==> flow/design.v <==
module sort_top (
  input             clk,
  input      [31:0] a, b, c, d, e, f,
  output reg [31:0] m, n, o, p, q, r
);
  reg  [31:0] a_q, b_q, c_q, d_q, e_q, f_q;
  wire [31:0] m_w, n_w, o_w, p_w, q_w, r_w;
  always @(posedge clk) begin
    a_q <= a; b_q <= b; c_q <= c; d_q <= d; e_q <= e; f_q <= f;
    m <= m_w; n <= n_w; o <= o_w; p <= p_w; q <= q_w; r <= r_w;
  end
  sort u_sort (
    .a(a_q), .b(b_q), .c(c_q), .d(d_q), .e(e_q), .f(f_q),
    .m(m_w), .n(n_w), .o(o_w), .p(p_w), .q(q_w), .r(r_w)
  );
endmodule

module sort(
  input [31:0]a,b,c,d,e,f,
  output reg [31:0]m,n,o,p,q,r);
  reg [31:0]mem[5:0];
  reg [31:0]t;
  always@(*)
    begin
      mem[0]=a;
      mem[1]=b;
      mem[2]=c;
      mem[3]=d;
      mem[4]=e;
      mem[5]=f;
      for(int i=0;i<6;i++)
        begin
          for(int j=0;j<5;j++)
            begin
              if(mem[j]<mem[j+1])
                begin
                  t = mem[j];
                  mem[j]=mem[j+1];
                  mem[j+1]=t;
                end
            end
        end
      m=mem[0];
      n=mem[1];
      o=mem[2];
      p=mem[3];
      q=mem[4];
      r=mem[5];
    end
endmodule
# From RTL to reports: sort_top
# Tool output for the design above before and after an edit, in the order of the flow.
# "orig" refers to lines of the RTL above, "edited" to lines of the edited file.
# "change": "edited" minus "orig" as printed here. "change_rel_pct": 100 x difference / "orig".
# Library cell names are shortened.
# A cell with - has no value.
# inputs
top_module	sort_top
clock_port	clk
lib	sky130hd
pvt_corner	tt_025C_1v80

# The edit
# Unified diff, file above to edited file.
# A script made this edit. It changes what the design does and was not meant as an optimisation.
# begin of diff
@@ -4,5 +4,5 @@
   output reg [31:0] m, n, o, p, q, r
 );
-  reg  [31:0] a_q, b_q, c_q, d_q, e_q, f_q;
+  reg  [15:0] a_q, b_q, c_q, d_q, e_q, f_q;
   wire [31:0] m_w, n_w, o_w, p_w, q_w, r_w;
   always @(posedge clk) begin
@@ -15,5 +15,4 @@
   );
 endmodule
-
 module sort(
   input [31:0]a,b,c,d,e,f,
# end of diff

# After elaboration
# Counts by Yosys on the flattened word-level netlist (proc, flatten, opt, wreduce). Print and check cells are left out. Cells with the same type and inputs are merged into one.
# classes
item	orig	edited	change	change_rel_pct
cmp	30	30	0	0.00
n_mux	60	60	0	0.00
# op_table
operator	orig	edited	change	change_rel_pct
32-bit two-way mux	60	0	-60	-100.00
16-bit two-way mux	0	60	60	-
32-bit less-than comparator	30	0	-30	-100.00
16-bit less-than comparator	0	30	30	-
# word_totals
item	orig	edited	change	change_rel_pct
ff_bits	384	288	-96	-25.00
in_bits	193	193	0	0.00
out_inout_bits	192	192	0	0.00

# Depth
# Longest topological path by Yosys (ltp), each cell counted once; first at word level (registers and memories cut), then after technology mapping (sequential cells cut; the memories' decode and read muxes count).
# logic_depth
item	orig	edited	change	change_rel_pct
word_depth	30	30	0	0.00
ABC_AREA	0	0	-	-
depth_mapped	265	232	-33	-12.45
ltp_nobuf	237	207	-30	-12.66

# After synthesis
# Source: synth_stat.txt of the flow (Yosys; design flattened, memories mapped). It holds for the ABC_AREA given above (unset counts as 0); a run with the other value may have another netlist.
# mapped
item	orig	edited	change	change_rel_pct
mapped_cells	7270	3912	-3358	-46.19
synth_area_um2	50878.8	27894.3	-22984.5	-45.18
seq_area_um2	7687.4	3843.7	-3843.7	-50.00
flip_flops	384	192	-192	-50.00
buffers	353	253	-100	-28.33
# types
type	orig	edited	change	change_rel_pct
a21oi_1	1004	475	-529	-52.69
ha_1	891	411	-480	-53.87
o21ai_0	863	393	-470	-54.46
nor2_1	851	426	-425	-49.94
nand2_1	781	393	-388	-49.68
mux2i_1	444	205	-239	-53.83
dfxtp_1	384	192	-192	-50.00
inv_1	459	278	-181	-39.43
clkbuf_1	275	95	-180	-65.45
buf_4	2	97	95	4750.00
nor2b_1	135	52	-83	-61.48
nand4_1	178	99	-79	-44.38
nand2b_1	114	47	-67	-58.77
a21o_1	166	111	-55	-33.13
mux2_2	25	62	37	148.00
buf_1	55	30	-25	-45.45
a211oi_1	51	28	-23	-45.10
a31oi_1	32	13	-19	-59.38
# Unchanged cell types not shown: 14.
# Not every row of either side is listed.
# The figures by module come from a second, unflattened synthesis with its own total; it is not the netlist above.
# hier_totals
item	orig	edited	change	change_rel_pct
hier_cells	7521	7426	-95	-1.26
hier_area_um2	51969.8	50051.8	-1918.0	-3.69
# Rows give one instance, submodules left out.
# modules_orig
module	n_inst	n_cells	area_um2	seq_area_um2
sort	1	7137	44282.5	0.0
sort_top	1	384	7687.4	7687.4
# modules_edited
module	n_inst	n_cells	area_um2	seq_area_um2
sort	1	7137	44282.5	0.0
sort_top	1	289	5769.3	5765.5

# Path before layout
# Source: OpenSTA report_checks on the synthesized netlist (no wires, ideal clock, input and output delay 20% of the period each), path of least setup slack; recovery checks are left aside. Register names are those of the netlist, which keeps one name where synthesis merged equal registers.
# synth_timing
item	orig	edited	change	change_rel_pct
kind	register to register	register to register	-	-
startpoint	register b_q[30]	register b_q[14]	-	-
endpoint	register q[12]	register q[0]	-	-
clock_period_ns	44.0	44.0	0.0	0.00
setup_time_ns	0.129	0.074	-0.055	-
launch_ns	0.000	0.000	0.000	-
t_arrival_ns	43.905	37.657	-6.248	-14.23
t_required_ns	43.871	43.926	0.055	0.13
path_slack_ns	-0.034	6.270	6.304	-
path_delay_ns	44.034	37.731	-6.303	-14.31
driving_pins	251	214	-37	-14.74
n_path_buf	31	26	-5	-16.13
period_less_setup_slack_ns	44.034	37.73	-6.304	-14.32
# "path_delay_ns" is the arrival time less input delay plus setup time.
# "driving_pins": output pins that drive a net of the path, with the launching flip-flop's if there is one; two outputs of one cell count as two.
# "period_less_setup_slack_ns" = period - worst setup slack (recovery checks aside). The figure is calculated, with input and output delays left at 20% of the set period.
# Between the ends stands the longest chain of elaborated cells between them, by number of cells; it is not shown to be the way that was timed. Of several equally long chains one is given.
# A line is the first line of the expression or statement that the cell stems from. Yosys adds cells for indexed reads and writes and turns some case tables into memories.
# synth_between_orig
cell_sequence	dfxtp_1 -> inv_1 -> ha_1 -> nand4_1 -> or4_1 -> or4_1 -> o22ai_1 -> nor2_1 -> clkbuf_1 -> clkbuf_1 -> nand2_1 -> o21ai_0 -> ha_1 -> nand4_1 -> nor4_1 -> nand2_1 -> nor3_1 -> a211oi_1 -> [215 not listed] -> mux2i_1 -> inv_1 -> ha_1 -> a21oi_1 -> nor2b_1 -> o21ai_0 -> nand2b_1 -> a21oi_1 -> nor2b_1 -> o21ai_0 -> nand2b_1 -> a21oi_1 -> nand2_1 -> or4_1 -> o41a_1 -> buf_4 -> buf_6 -> mux2i_1
elab_chain_cells	30
# synth_lines_orig
item	line	text
start: declaration	6	reg  [31:0] a_q, b_q, c_q, d_q, e_q, f_q;
start: assignment	9	a_q <= a; b_q <= b; c_q <= c; d_q <= d; e_q <= e; f_q <= f;
32-bit less-than comparator	35	if(mem[j]<mem[j+1])
32-bit two-way mux	35
32-bit less-than comparator	35
32-bit two-way mux	35
32-bit less-than comparator	35
32-bit two-way mux	35
32-bit less-than comparator	35
[16 not listed]	-
32-bit two-way mux	35
32-bit less-than comparator	35
32-bit two-way mux	35
32-bit less-than comparator	35
32-bit two-way mux	35
32-bit less-than comparator	35
32-bit two-way mux	35
end: assignment	10	m <= m_w; n <= n_w; o <= o_w; p <= p_w; q <= q_w; r <= r_w;
end: declaration	4	output reg [31:0] m, n, o, p, q, r
# synth_between_edited
cell_sequence	dfxtp_1 -> inv_1 -> ha_1 -> and3_1 -> o21ai_0 -> o311ai_4 -> nor2_1 -> buf_2 -> buf_1 -> nor2_1 -> a21oi_1 -> inv_1 -> ha_1 -> a211oi_1 -> o21ai_0 -> a221oi_1 -> nand3b_1 -> o31ai_4 -> [178 not listed] -> a21o_1 -> a21oi_1 -> o21ai_0 -> nor3_1 -> o221ai_1 -> nor3_1 -> a31o_2 -> buf_6 -> mux2_4 -> inv_1 -> ha_1 -> a21o_1 -> a21o_1 -> a21oi_1 -> o21ai_0 -> o41ai_4 -> buf_6 -> mux2i_1
elab_chain_cells	30
# synth_lines_edited
item	line	text
start: declaration	6	reg  [15:0] a_q, b_q, c_q, d_q, e_q, f_q;
start: assignment	9	a_q <= a; b_q <= b; c_q <= c; d_q <= d; e_q <= e; f_q <= f;
16-bit less-than comparator	34	if(mem[j]<mem[j+1])
16-bit two-way mux	34
16-bit less-than comparator	34
16-bit two-way mux	34
16-bit less-than comparator	34
16-bit two-way mux	34
16-bit less-than comparator	34
[16 not listed]	-
16-bit two-way mux	34
16-bit less-than comparator	34
16-bit two-way mux	34
16-bit less-than comparator	34
16-bit two-way mux	34
16-bit less-than comparator	34
16-bit two-way mux	34
end: assignment	10	m <= m_w; n <= n_w; o <= o_w; p <= p_w; q <= q_w; r <= r_w;
end: declaration	4	output reg [31:0] m, n, o, p, q, r

# Timing after layout
# From the final timing report of each run of pair A: the path of least setup slack in the routed layout; clock arrival at registers is part of the times.
# layout_timing
item	orig	edited	change	change_rel_pct
kind	register to register	register to register	-	-
startpoint	register b_q[30]	register b_q[11]	-	-
endpoint	register r[2]	register r[10]	-	-
clock_period_ns	44.0	44.0	0.0	0.00
setup_time_ns	0.08	0.07	-0.01	-
launch_ns	0.61	0.49	-0.12	-19.67
t_arrival_ns	42.42	41.20	-1.22	-2.88
t_required_ns	44.51	44.43	-0.08	-0.18
path_slack_ns	2.09	3.23	1.14	-
driving_pins	220	192	-28	-12.73
n_path_buf	29	14	-15	-51.72
# Between the ends stands the longest chain of elaborated cells between them, by number of cells; it is not shown to be the way that was timed. Of several equally long chains one is given.
# layout_between_orig
cell_sequence	dfxtp_1 -> inv_1 -> ha_1 -> nand4_1 -> or4_4 -> or4_1 -> o22ai_2 -> nor2_4 -> buf_4 -> nand2_1 -> o21ai_0 -> ha_1 -> a21o_1 -> a21o_1 -> a21oi_1 -> o2111ai_4 -> a211oi_4 -> nand2_2 -> [184 not listed] -> a21oi_2 -> nand2_1 -> or2_2 -> o2111ai_4 -> nand2_2 -> buf_4 -> mux2_1 -> inv_1 -> ha_1 -> a21o_1 -> a21o_1 -> a21oi_1 -> o21ai_0 -> buf_4 -> or4_1 -> o41a_4 -> buf_12 -> mux2i_1
elab_chain_cells	30
# layout_lines_orig
item	line	text
start: declaration	6	reg  [31:0] a_q, b_q, c_q, d_q, e_q, f_q;
start: assignment	9	a_q <= a; b_q <= b; c_q <= c; d_q <= d; e_q <= e; f_q <= f;
32-bit less-than comparator	35	if(mem[j]<mem[j+1])
32-bit two-way mux	35
32-bit less-than comparator	35
32-bit two-way mux	35
32-bit less-than comparator	35
32-bit two-way mux	35
32-bit less-than comparator	35
[16 not listed]	-
32-bit two-way mux	35
32-bit less-than comparator	35
32-bit two-way mux	35
32-bit less-than comparator	35
32-bit two-way mux	35
32-bit less-than comparator	35
32-bit two-way mux	35
end: assignment	10	m <= m_w; n <= n_w; o <= o_w; p <= p_w; q <= q_w; r <= r_w;
end: declaration	4	output reg [31:0] m, n, o, p, q, r
# layout_between_edited
cell_sequence	dfxtp_1 -> inv_1 -> ha_1 -> nand4_1 -> or3_4 -> o311ai_4 -> nor2_4 -> a21oi_1 -> inv_1 -> ha_1 -> o21ai_0 -> a21oi_1 -> a221oi_2 -> nand3b_1 -> o31ai_4 -> buf_6 -> nor2_1 -> a21oi_1 -> [156 not listed] -> a21oi_1 -> o21ai_0 -> nor3_1 -> o221ai_1 -> nor3_1 -> a31o_2 -> buf_12 -> mux2_4 -> inv_1 -> ha_1 -> a21o_1 -> a21o_1 -> a21oi_1 -> o21ai_0 -> o41ai_4 -> buf_4 -> buf_12 -> mux2i_1
elab_chain_cells	30
# layout_lines_edited
item	line	text
start: declaration	6	reg  [15:0] a_q, b_q, c_q, d_q, e_q, f_q;
start: assignment	9	a_q <= a; b_q <= b; c_q <= c; d_q <= d; e_q <= e; f_q <= f;
16-bit less-than comparator	34	if(mem[j]<mem[j+1])
16-bit two-way mux	34
16-bit less-than comparator	34
16-bit two-way mux	34
16-bit less-than comparator	34
16-bit two-way mux	34
16-bit less-than comparator	34
[16 not listed]	-
16-bit two-way mux	34
16-bit less-than comparator	34
16-bit two-way mux	34
16-bit less-than comparator	34
16-bit two-way mux	34
16-bit less-than comparator	34
16-bit two-way mux	34
end: assignment	10	m <= m_w; n <= n_w; o <= o_w; p <= p_w; q <= q_w; r <= r_w;
end: declaration	4	output reg [31:0] m, n, o, p, q, r

# Measured runs
# Both versions went through the flow (Yosys, OpenROAD) with the same settings in each pair. Constraints: input delay and output delay 20% of the set period each, output load 0.01 pF.
# flow_settings_pair_A
period_ns	44.0
CAP_MARGIN	20
CORE_MARGIN	2
CORE_UTILIZATION	40
SLEW_MARGIN	20
# measured_pair_A
item	orig	edited	change	change_rel_pct
post_synth_area_um2	50878.8	27894.3	-22984.5	-45.18
design_die_area_um2	130065.0	71864.2	-58200.8	-44.75
finalCellArea_um2	72127.9	32363.5	-39764.4	-55.13
final_setup_ws_ns	2.094	3.226	1.132	-
clock_period_reached_ns	41.906	40.774	-1.132	-2.70
# flow_settings_pair_B
ABC_AREA	0
CAP_MARGIN	30
CELL_PAD_IN_SITES_DETAIL_PLACEMENT	0
CORE_MARGIN	3
CORE_UTILIZATION	24
CTS_CLUSTER_SIZE	12
GPL_ROUTABILITY_DRIVEN	1
PLACE_DENSITY_LB_ADDON	0.21
SETUP_SLACK_MARGIN	5.0
period_ns	52.8
SLEW_MARGIN	20
# measured_pair_B
item	orig	edited	change	change_rel_pct
post_synth_area_um2	50878.8	27894.3	-22984.5	-45.18
design_die_area_um2	217557.0	120353.0	-97204.0	-44.68
finalCellArea_um2	65421.5	31799.2	-33622.3	-51.39
final_setup_ws_ns	7.183	8.912	1.729	-
clock_period_reached_ns	45.617	43.888	-1.729	-3.79
# "clock_period_reached_ns" = clock period - worst setup slack. The figure is calculated, with input and output delays left at 20% of the set period.
